==> flow/design.v <==
`timescale 1ns / 1ps
module cordic_single_stage #(parameter m = 6, parameter n = 10, parameter iter_length = 4)(clk, x_in, y_in, z_in, i, atan, x_out, y_out, z_out);
	input clk;
	input signed [m + n - 1:0] x_in, y_in, z_in;
	input signed [m + n - 1:0] atan;
	input [iter_length - 1:0] i;
	output reg [m + n - 1:0] x_out, y_out, z_out;
	reg signed [1:0] d;	
	always @(posedge clk) begin
		d = z_in[m + n - 1] == 1'b0 ? 1 : -1;
		x_out <= x_in - d * (y_in >>> i);
		y_out <= y_in + d * (x_in >>> i);
		z_out <= z_in - d * atan;
	end
endmodule
`timescale 1ns / 1ps
module cordic_pipeline(clk, x0, y0, z0, out_x, out_y, out_z);
	parameter M = 6;
	parameter N = 10;
	parameter ITER_BIT = 4;
	parameter ITER_COUNT = 11;
	input clk;
	input signed [M + N - 1:0] x0;
	input signed [M + N - 1:0] y0;
	input signed [M + N - 1:0] z0;
	output signed [M + N - 1:0] out_x;
	output signed [M + N - 1:0] out_y;
	output signed [M + N - 1:0] out_z;
	reg signed [M + N - 1:0] atan_lut [ITER_COUNT:0];
	initial begin
		atan_lut[0] = 16'b0000001100100100;
		atan_lut[1] = 16'b0000000111011010;
		atan_lut[2] = 16'b0000000011111010;
		atan_lut[3] = 16'b0000000001111111;
		atan_lut[4] = 16'b0000000000111111;
		atan_lut[5] = 16'b0000000000011111;
		atan_lut[6] = 16'b0000000000001111;
		atan_lut[7] = 16'b0000000000000111;
		atan_lut[8] = 16'b0000000000000011;
		atan_lut[9] = 16'b0000000000000001;
		atan_lut[10] = 16'b0000000000000000;
		atan_lut[11] = 16'b0000000000000000;
	end
	wire signed [M + N - 1:0] x_values [ITER_COUNT:0];
	wire signed [M + N - 1:0] y_values [ITER_COUNT:0];
	wire signed [M + N - 1:0] z_values [ITER_COUNT:0];
	assign x_values[0] = x0;
	assign y_values[0] = y0;
	assign z_values[0] = z0;
	genvar i;
	generate
		for (i = 0; i < ITER_COUNT; i = i + 1)
			begin
				cordic_single_stage #(.m(M), .n(N), .iter_length(ITER_BIT)) stage (
					 .clk(clk), 
					 .x_in(x_values[i]), 
					 .y_in(y_values[i]), 
					 .z_in(z_values[i]), 
					 .i(i), 
					 .atan(atan_lut[i]), 
					 .x_out(x_values[i + 1]), 
					 .y_out(y_values[i + 1]), 
					 .z_out(z_values[i + 1])
				);
			end
	endgenerate
	assign out_x = x_values[ITER_COUNT];
	assign out_y = y_values[ITER_COUNT];
	assign out_z = z_values[ITER_COUNT];
endmodule
Ticket comment

## Reports on cordic_pipeline

Each step is given for the RTL above and for the edited RTL.
"unedited" refers to lines of the RTL above, "edited" to lines of the edited file.
"change" is "edited" less "unedited", of the values as shown; "relative change" is that difference over "unedited", in percent.
Operators: Yosys type, input widths -> output width; for muxes data width and select width s.
Library cell names are shortened.
Not given: n/a

| inputs | value |
|---|---|
| design top | cordic_pipeline |
| clock port | clk |
| library | sky130hd |
| corner | tt_025C_1v80 |

## The edit

The edit as a unified diff against the file above.
The edited RTL no longer does the same as the RTL above: the edit was made by script, with no optimisation intended.

```diff
@@ -10,7 +10,7 @@
 		d = z_in[m + n - 1] == 1'b0 ? 1 : -1;
 		x_out <= x_in - d * (y_in >>> i);
-		y_out <= y_in + d * (x_in >>> i);
 		z_out <= z_in - d * atan;
 	end
+	always @(*) y_out = y_in + d * (x_in >>> i);
 endmodule
 `timescale 1ns / 1ps
```

## Word-level counts

Counts by Yosys on the flattened word-level netlist (proc, flatten, opt, wreduce). Print and check cells are left out. Cells with the same type and inputs are merged into one.
Yosys's memory passes give these memory sizes; they may raise the number of words (mostly to a power of two), join words into wider ones and drop unused or constant bits.

Bit counts:

| element | unedited | edited | change | relative change (%) |
|---|---|---|---|---|
| flip-flop bits (word level) | 528 | 374 | -154 | -29.17 |
| memory bits (read-only) | 160 | 160 | 0 | 0.00 |
| memories kept | 1 | 1 | 0 | 0.00 |
| output and inout port bits | 48 | 48 | 0 | 0.00 |
| word-level cells | 111 | 111 | 0 | 0.00 |

Cells by class:

| element | unedited | edited | change | relative change (%) |
|---|---|---|---|---|
| add/subtract/negate cells | 33 | 33 | 0 | 0.00 |
| multipliers | 33 | 33 | 0 | 0.00 |
| multiplexer cells | 11 | 11 | 0 | 0.00 |

Operator kinds equal on both sides are left out: 30.

## Logic depth

Longest topological path by Yosys (ltp), each cell counted once; first at word level (registers and memories cut), then after technology mapping (sequential cells cut; the memories' decode and read muxes count).

Depth:

| element | unedited | edited | change | relative change (%) |
|---|---|---|---|---|
| depth in word-level cells | 3 | 13 | +10 | +333.33 |
| ABC_AREA | 0 | 0 | n/a | n/a |
| depth in mapped cells | 15 | 86 | +71 | +473.33 |
| depth with buffers taken out | 14 | 85 | +71 | +507.14 |

## After synthesis

Yosys stat after the flow's synthesis: flattened, memories mapped to cells. It holds for the ABC_AREA given above (unset counts as 0); a run with the other value may have another netlist.

Synthesis totals:

| element | unedited | edited | change | relative change (%) |
|---|---|---|---|---|
| mapped cells | 4996 | 4521 | -475 | -9.51 |
| cell area after synthesis (µm²) | 44376.3 | 39055.0 | -5321.3 | -11.99 |
| sequential area (µm²) | 10570.1 | 7267.0 | -3303.1 | -31.25 |
| flip-flops | 528 | 363 | -165 | -31.25 |

Cells by type:

| type | unedited | edited | change | relative change (%) |
|---|---|---|---|---|
| inv_1 | 832 | 1002 | +170 | +20.43 |
| dfxtp_1 | 528 | 363 | -165 | -31.25 |
| nor2_1 | 416 | 271 | -145 | -34.86 |
| a21oi_1 | 348 | 300 | -48 | -13.79 |
| o21bai_1 | 57 | 104 | +47 | +82.46 |
| a21o_1 | 139 | 102 | -37 | -26.62 |
| nor3_1 | 71 | 38 | -33 | -46.48 |
| o21a_1 | 76 | 44 | -32 | -42.11 |
| nand3_1 | 53 | 21 | -32 | -60.38 |
| o21ai_0 | 189 | 167 | -22 | -11.64 |
| a211oi_1 | 31 | 10 | -21 | -67.74 |
| nand4_1 | 26 | 5 | -21 | -80.77 |
| a31oi_1 | 28 | 8 | -20 | -71.43 |
| or2_2 | 57 | 39 | -18 | -31.58 |
| ha_1 | 787 | 771 | -16 | -2.03 |
| nand2_1 | 137 | 153 | +16 | +11.68 |
| clkbuf_1 | 64 | 49 | -15 | -23.44 |
| and3_1 | 24 | 12 | -12 | -50.00 |

Cell types equal on both sides are left out: 9.
The list need not be complete.
By module: a second synthesis without flattening, with its own total; a netlist apart from the flattened one above.

Unflattened totals:

| element | unedited | edited | change | relative change (%) |
|---|---|---|---|---|
| cell total of the unflattened synthesis | 8164 | 7790 | -374 | -4.58 |
| area (unflattened synthesis) (µm²) | 67708.7 | 63689.8 | -4018.9 | -5.94 |

Each row is one instance without its submodules.

By module, unedited:

| module | instances | cells | area (µm²) | seq. area (µm²) |
|---|---|---|---|---|
| cordic_single_stage | 11 | 742 | 6154.7 | 960.9 |
| cordic_pipeline | 1 | 2 | 7.5 | 0.0 |

By module, edited:

| module | instances | cells | area (µm²) | seq. area (µm²) |
|---|---|---|---|---|
| cordic_single_stage | 11 | 708 | 5789.3 | 660.6 |
| cordic_pipeline | 1 | 2 | 7.5 | 0.0 |

## Timing after synthesis

OpenSTA on the mapped netlist: ideal clock, no wires. The path of least setup slack (recovery checks aside). Input and output delay are each 20% of the period. Register names are those of the netlist, which keeps one name where synthesis merged equal registers.

Path after synthesis:

| element | unedited | edited | change | relative change (%) |
|---|---|---|---|---|
| kind | input to register | input to register | n/a | n/a |
| start | input port z0[15] | input port x0[1] | n/a | n/a |
| end | register genblk1[0].stage.x_out[14] | register genblk1[10].stage.x_out[14] | n/a | n/a |
| period (ps) | 4000 | 4000 | 0 | 0.00 |
| external input delay (ps) | 800 | 800 | 0 | 0.00 |
| launch time at the first pin (ps) | 800 | 800 | 0 | 0.00 |
| arrival (ps) | 3923 | 17399 | +13476 | +343.51 |
| required time (ps) | 3928 | 3928 | 0 | 0.00 |
| path slack (ps) | 5 | -13471 | -13476 | n/a |
| path delay (ps) | 3195 | 16671 | +13476 | +421.78 |
| stages on the path | 15 | 78 | +63 | +420.00 |
| path buffers | 1 | 0 | -1 | -100.00 |
| period reached after synthesis (ps) | 3995 | 17471 | +13476 | +337.32 |

"path delay" = arrival - input delay + setup time.
"stages on the path": output pins that drive a net of the path, with the launching flip-flop's if there is one; two outputs of one cell count as two.
"period reached after synthesis" = period - worst setup slack (recovery checks aside). The figure is calculated, with input and output delays left at 20% of the set period.
Between the ends stands the longest chain of elaborated cells between them, by number of cells; it is not shown to be the way that was timed. Of several equally long chains one is given.
A line is the first line of the expression or statement that the cell stems from. Yosys adds cells for indexed reads and writes and turns some case tables into memories.

| on the way, after synthesis, unedited | value |
|---|---|
| cells stage by stage | inv_1 -> clkbuf_1 -> nor2_1 -> ha_1 -> fa_1 -> inv_1 -> ha_1 -> a21o_1 -> a21oi_2 -> o21bai_1 -> a2111o_1 -> and3_4 -> or2_4 -> a221oi_2 -> xnor2_1 |
| length of the longest elaborated chain | 3 |
| elaborated cells between the ends (all ways) | 3 |
| those cells by class | add/sub: 1; mul: 1; mux: 1 |

RTL lines, path after synthesis, unedited:

| element | line | text |
|---|---|---|
| from (decl) | 25 | `input signed [M + N - 1:0] z0;` |
| $mux 2 | 10 | `d = z_in[m + n - 1] == 1'b0 ? 1 : -1;` |
| $mul 2x16->16 | 11 | `x_out <= x_in - d * (y_in >>> i);` |
| $sub 16x16->16 | 11 |  |
| to (assign) | 11 |  |
| to (decl) | 7 | `output reg [m + n - 1:0] x_out, y_out, z_out;` |

| on the way, after synthesis, edited | value |
|---|---|
| cells stage by stage | fa_1 -> inv_1 -> fa_1 -> nor2b_1 -> o21ai_0 -> a21boi_0 -> o21ai_0 -> a21boi_0 -> nor2_1 -> fa_1 -> ha_1 -> or4_1 -> o21ai_0 -> xnor2_1 -> inv_1 -> fa_1 -> inv_1 -> ha_1 -> [42 not listed] -> xnor2_1 -> ha_1 -> inv_1 -> fa_1 -> ha_1 -> a21o_1 -> a21oi_1 -> o21bai_1 -> a21oi_1 -> o21bai_1 -> a21oi_1 -> o21bai_1 -> a21oi_1 -> o21bai_1 -> a21oi_1 -> o21bai_1 -> a21oi_1 -> xnor2_1 |
| length of the longest elaborated chain | 13 |
| elaborated cells between the ends (all ways) | 13 |
| those cells by class | add/sub: 11; mul: 2 |

RTL lines, path after synthesis, edited:

| element | line | text |
|---|---|---|
| from (decl) | 23 | `input signed [M + N - 1:0] x0;` |
| $mul 2x16->16 | 14 | `always @(*) y_out = y_in + d * (x_in >>> i);` |
| $add 16x16->16 (3 in a row) | 14 |  |
| $add 16x15->16 | 14 |  |
| $add 16x14->16 | 14 |  |
| $add 16x13->16 | 14 |  |
| $add 16x12->16 | 14 |  |
| $add 16x11->16 | 14 |  |
| $add 16x10->16 | 14 |  |
| $add 16x9->16 | 14 |  |
| $mul 2x6->8 | 11 | `x_out <= x_in - d * (y_in >>> i);` |
| $sub 16x8->16 | 11 |  |
| to (assign) | 11 |  |
| to (decl) | 7 | `output reg [m + n - 1:0] x_out, y_out, z_out;` |

## Path in the finished layout

Path of least setup slack in the final report of each run of pair 1 (OpenROAD, finished layout, wires in). Where an end is a register, its clock arrival counts in the times.
The report prints the path's times to 10 ps; the period is as set.

Path post-layout:

| element | unedited | edited | change | relative change (%) |
|---|---|---|---|---|
| kind | input to register | input to register | n/a | n/a |
| start | input port z0[15] | input port x0[0] | n/a | n/a |
| end | register genblk1[0].stage.x_out[14] | register genblk1[10].stage.x_out[14] | n/a | n/a |
| period (ps) | 3820 | 3820 | 0 | 0.00 |
| external input delay (ps) | 760 | 760 | 0 | 0.00 |
| launch time at the first pin (ps) | 760 | 760 | 0 | 0.00 |
| arrival (ps) | 4210 | 16690 | +12480 | +296.44 |
| required time (ps) | 4360 | 4360 | 0 | 0.00 |
| path slack (ps) | 150 | -12330 | -12480 | n/a |
| stages on the path | 14 | 81 | +67 | +478.57 |
| path buffers | 3 | 6 | +3 | +100.00 |

Between the ends stands the longest chain of elaborated cells between them, by number of cells; it is not shown to be the way that was timed. Of several equally long chains one is given.

| on the way, post-layout, unedited | value |
|---|---|
| cells stage by stage | clkdlybuf4s50_1 -> inv_2 -> buf_8 -> nor2_1 -> ha_1 -> fa_1 -> inv_1 -> ha_1 -> buf_4 -> a2111o_1 -> and3_4 -> or2_4 -> a221oi_2 -> xnor2_1 |
| length of the longest elaborated chain | 3 |
| elaborated cells between the ends (all ways) | 3 |
| those cells by class | add/sub: 1; mul: 1; mux: 1 |

RTL lines, path post-layout, unedited:

| element | line | text |
|---|---|---|
| from (decl) | 25 | `input signed [M + N - 1:0] z0;` |
| $mux 2 | 10 | `d = z_in[m + n - 1] == 1'b0 ? 1 : -1;` |
| $mul 2x16->16 | 11 | `x_out <= x_in - d * (y_in >>> i);` |
| $sub 16x16->16 | 11 |  |
| to (assign) | 11 |  |
| to (decl) | 7 | `output reg [m + n - 1:0] x_out, y_out, z_out;` |

| on the way, post-layout, edited | value |
|---|---|
| cells stage by stage | dlygate4sd2_1 -> nor2_4 -> fa_2 -> inv_2 -> fa_2 -> nor2b_4 -> o21ai_2 -> a21boi_2 -> buf_4 -> buf_4 -> nor2_2 -> fa_1 -> ha_4 -> xnor2_2 -> inv_1 -> fa_1 -> inv_2 -> ha_4 -> [45 not listed] -> o21bai_4 -> a21oi_2 -> xnor2_2 -> xnor2_4 -> xor2_2 -> fa_1 -> inv_2 -> ha_4 -> a21oi_4 -> o21bai_1 -> a21oi_2 -> o21bai_1 -> a21oi_2 -> o21bai_1 -> a21oi_2 -> o21bai_1 -> a21oi_1 -> xnor2_1 |
| length of the longest elaborated chain | 13 |
| elaborated cells between the ends (all ways) | 13 |
| those cells by class | add/sub: 11; mul: 2 |

RTL lines, path post-layout, edited:

| element | line | text |
|---|---|---|
| from (decl) | 23 | `input signed [M + N - 1:0] x0;` |
| $mul 2x16->16 | 14 | `always @(*) y_out = y_in + d * (x_in >>> i);` |
| $add 16x16->16 (3 in a row) | 14 |  |
| $add 16x15->16 | 14 |  |
| $add 16x14->16 | 14 |  |
| $add 16x13->16 | 14 |  |
| $add 16x12->16 | 14 |  |
| $add 16x11->16 | 14 |  |
| $add 16x10->16 | 14 |  |
| $add 16x9->16 | 14 |  |
| $mul 2x6->8 | 11 | `x_out <= x_in - d * (y_in >>> i);` |
| $sub 16x8->16 | 11 |  |
| to (assign) | 11 |  |
| to (decl) | 7 | `output reg [m + n - 1:0] x_out, y_out, z_out;` |

## Flow runs

Runs of the flow (Yosys, OpenROAD) on both versions; the two runs of a pair have the same settings. The constraints put input and output delay at 20% of the set period each and load the outputs with 0.01 pF.

| settings, pair 1 | value |
|---|---|
| period_ns | 3.82 |
| CAP_MARGIN | 20 |
| CORE_MARGIN | 2 |
| CORE_UTILIZATION | 40 |
| SLEW_MARGIN | 20 |

Final reports, pair 1:

| element | unedited | edited | change | relative change (%) |
|---|---|---|---|---|
| chip area in the Yosys report (µm²) | 44376.3 | 39055.0 | -5321.3 | -11.99 |
| die outline area (µm²) | 113620.0 | 100153.0 | -13467.0 | -11.85 |
| utilization after routing | 0.454 | 0.59 | +0.136 | n/a |
| worst slack on setup checks (ps) | 152 | -12332 | -12484 | n/a |
| total negative slack on setup checks (ps) | 0 | -1206980 | -1206980 | n/a |
| lowest hold slack (ps) | 325 | 331 | +6 | n/a |

| settings, pair 2 | value |
|---|---|
| CAP_MARGIN | 0 |
| CELL_PAD_IN_SITES_GLOBAL_PLACEMENT | 2 |
| CORE_UTILIZATION | 23 |
| CTS_CLUSTER_SIZE | 99 |
| GPL_ROUTABILITY_DRIVEN | 0 |
| GPL_TIMING_DRIVEN | 0 |
| MAX_ROUTING_LAYER | met4 |
| PLACE_DENSITY_LB_ADDON | 0.19 |
| SETUP_SLACK_MARGIN | 0.42 |
| TNS_END_PERCENT | 65 |
| period_ns | 2.93 |
| CORE_MARGIN | 2 |
| SLEW_MARGIN | 20 |

Final reports, pair 2:

| element | unedited | edited | change | relative change (%) |
|---|---|---|---|---|
| chip area in the Yosys report (µm²) | 44376.3 | 39055.0 | -5321.3 | -11.99 |
| die outline area (µm²) | 196471.0 | 173118.0 | -23353.0 | -11.89 |
| utilization after routing | 0.32 | 0.311 | -0.009 | n/a |
| worst slack on setup checks (ps) | -400 | -13327 | -12927 | n/a |
| total negative slack on setup checks (ps) | -17549 | -1419250 | -1401701 | n/a |
| lowest hold slack (ps) | 322 | 330 | +8 | n/a |
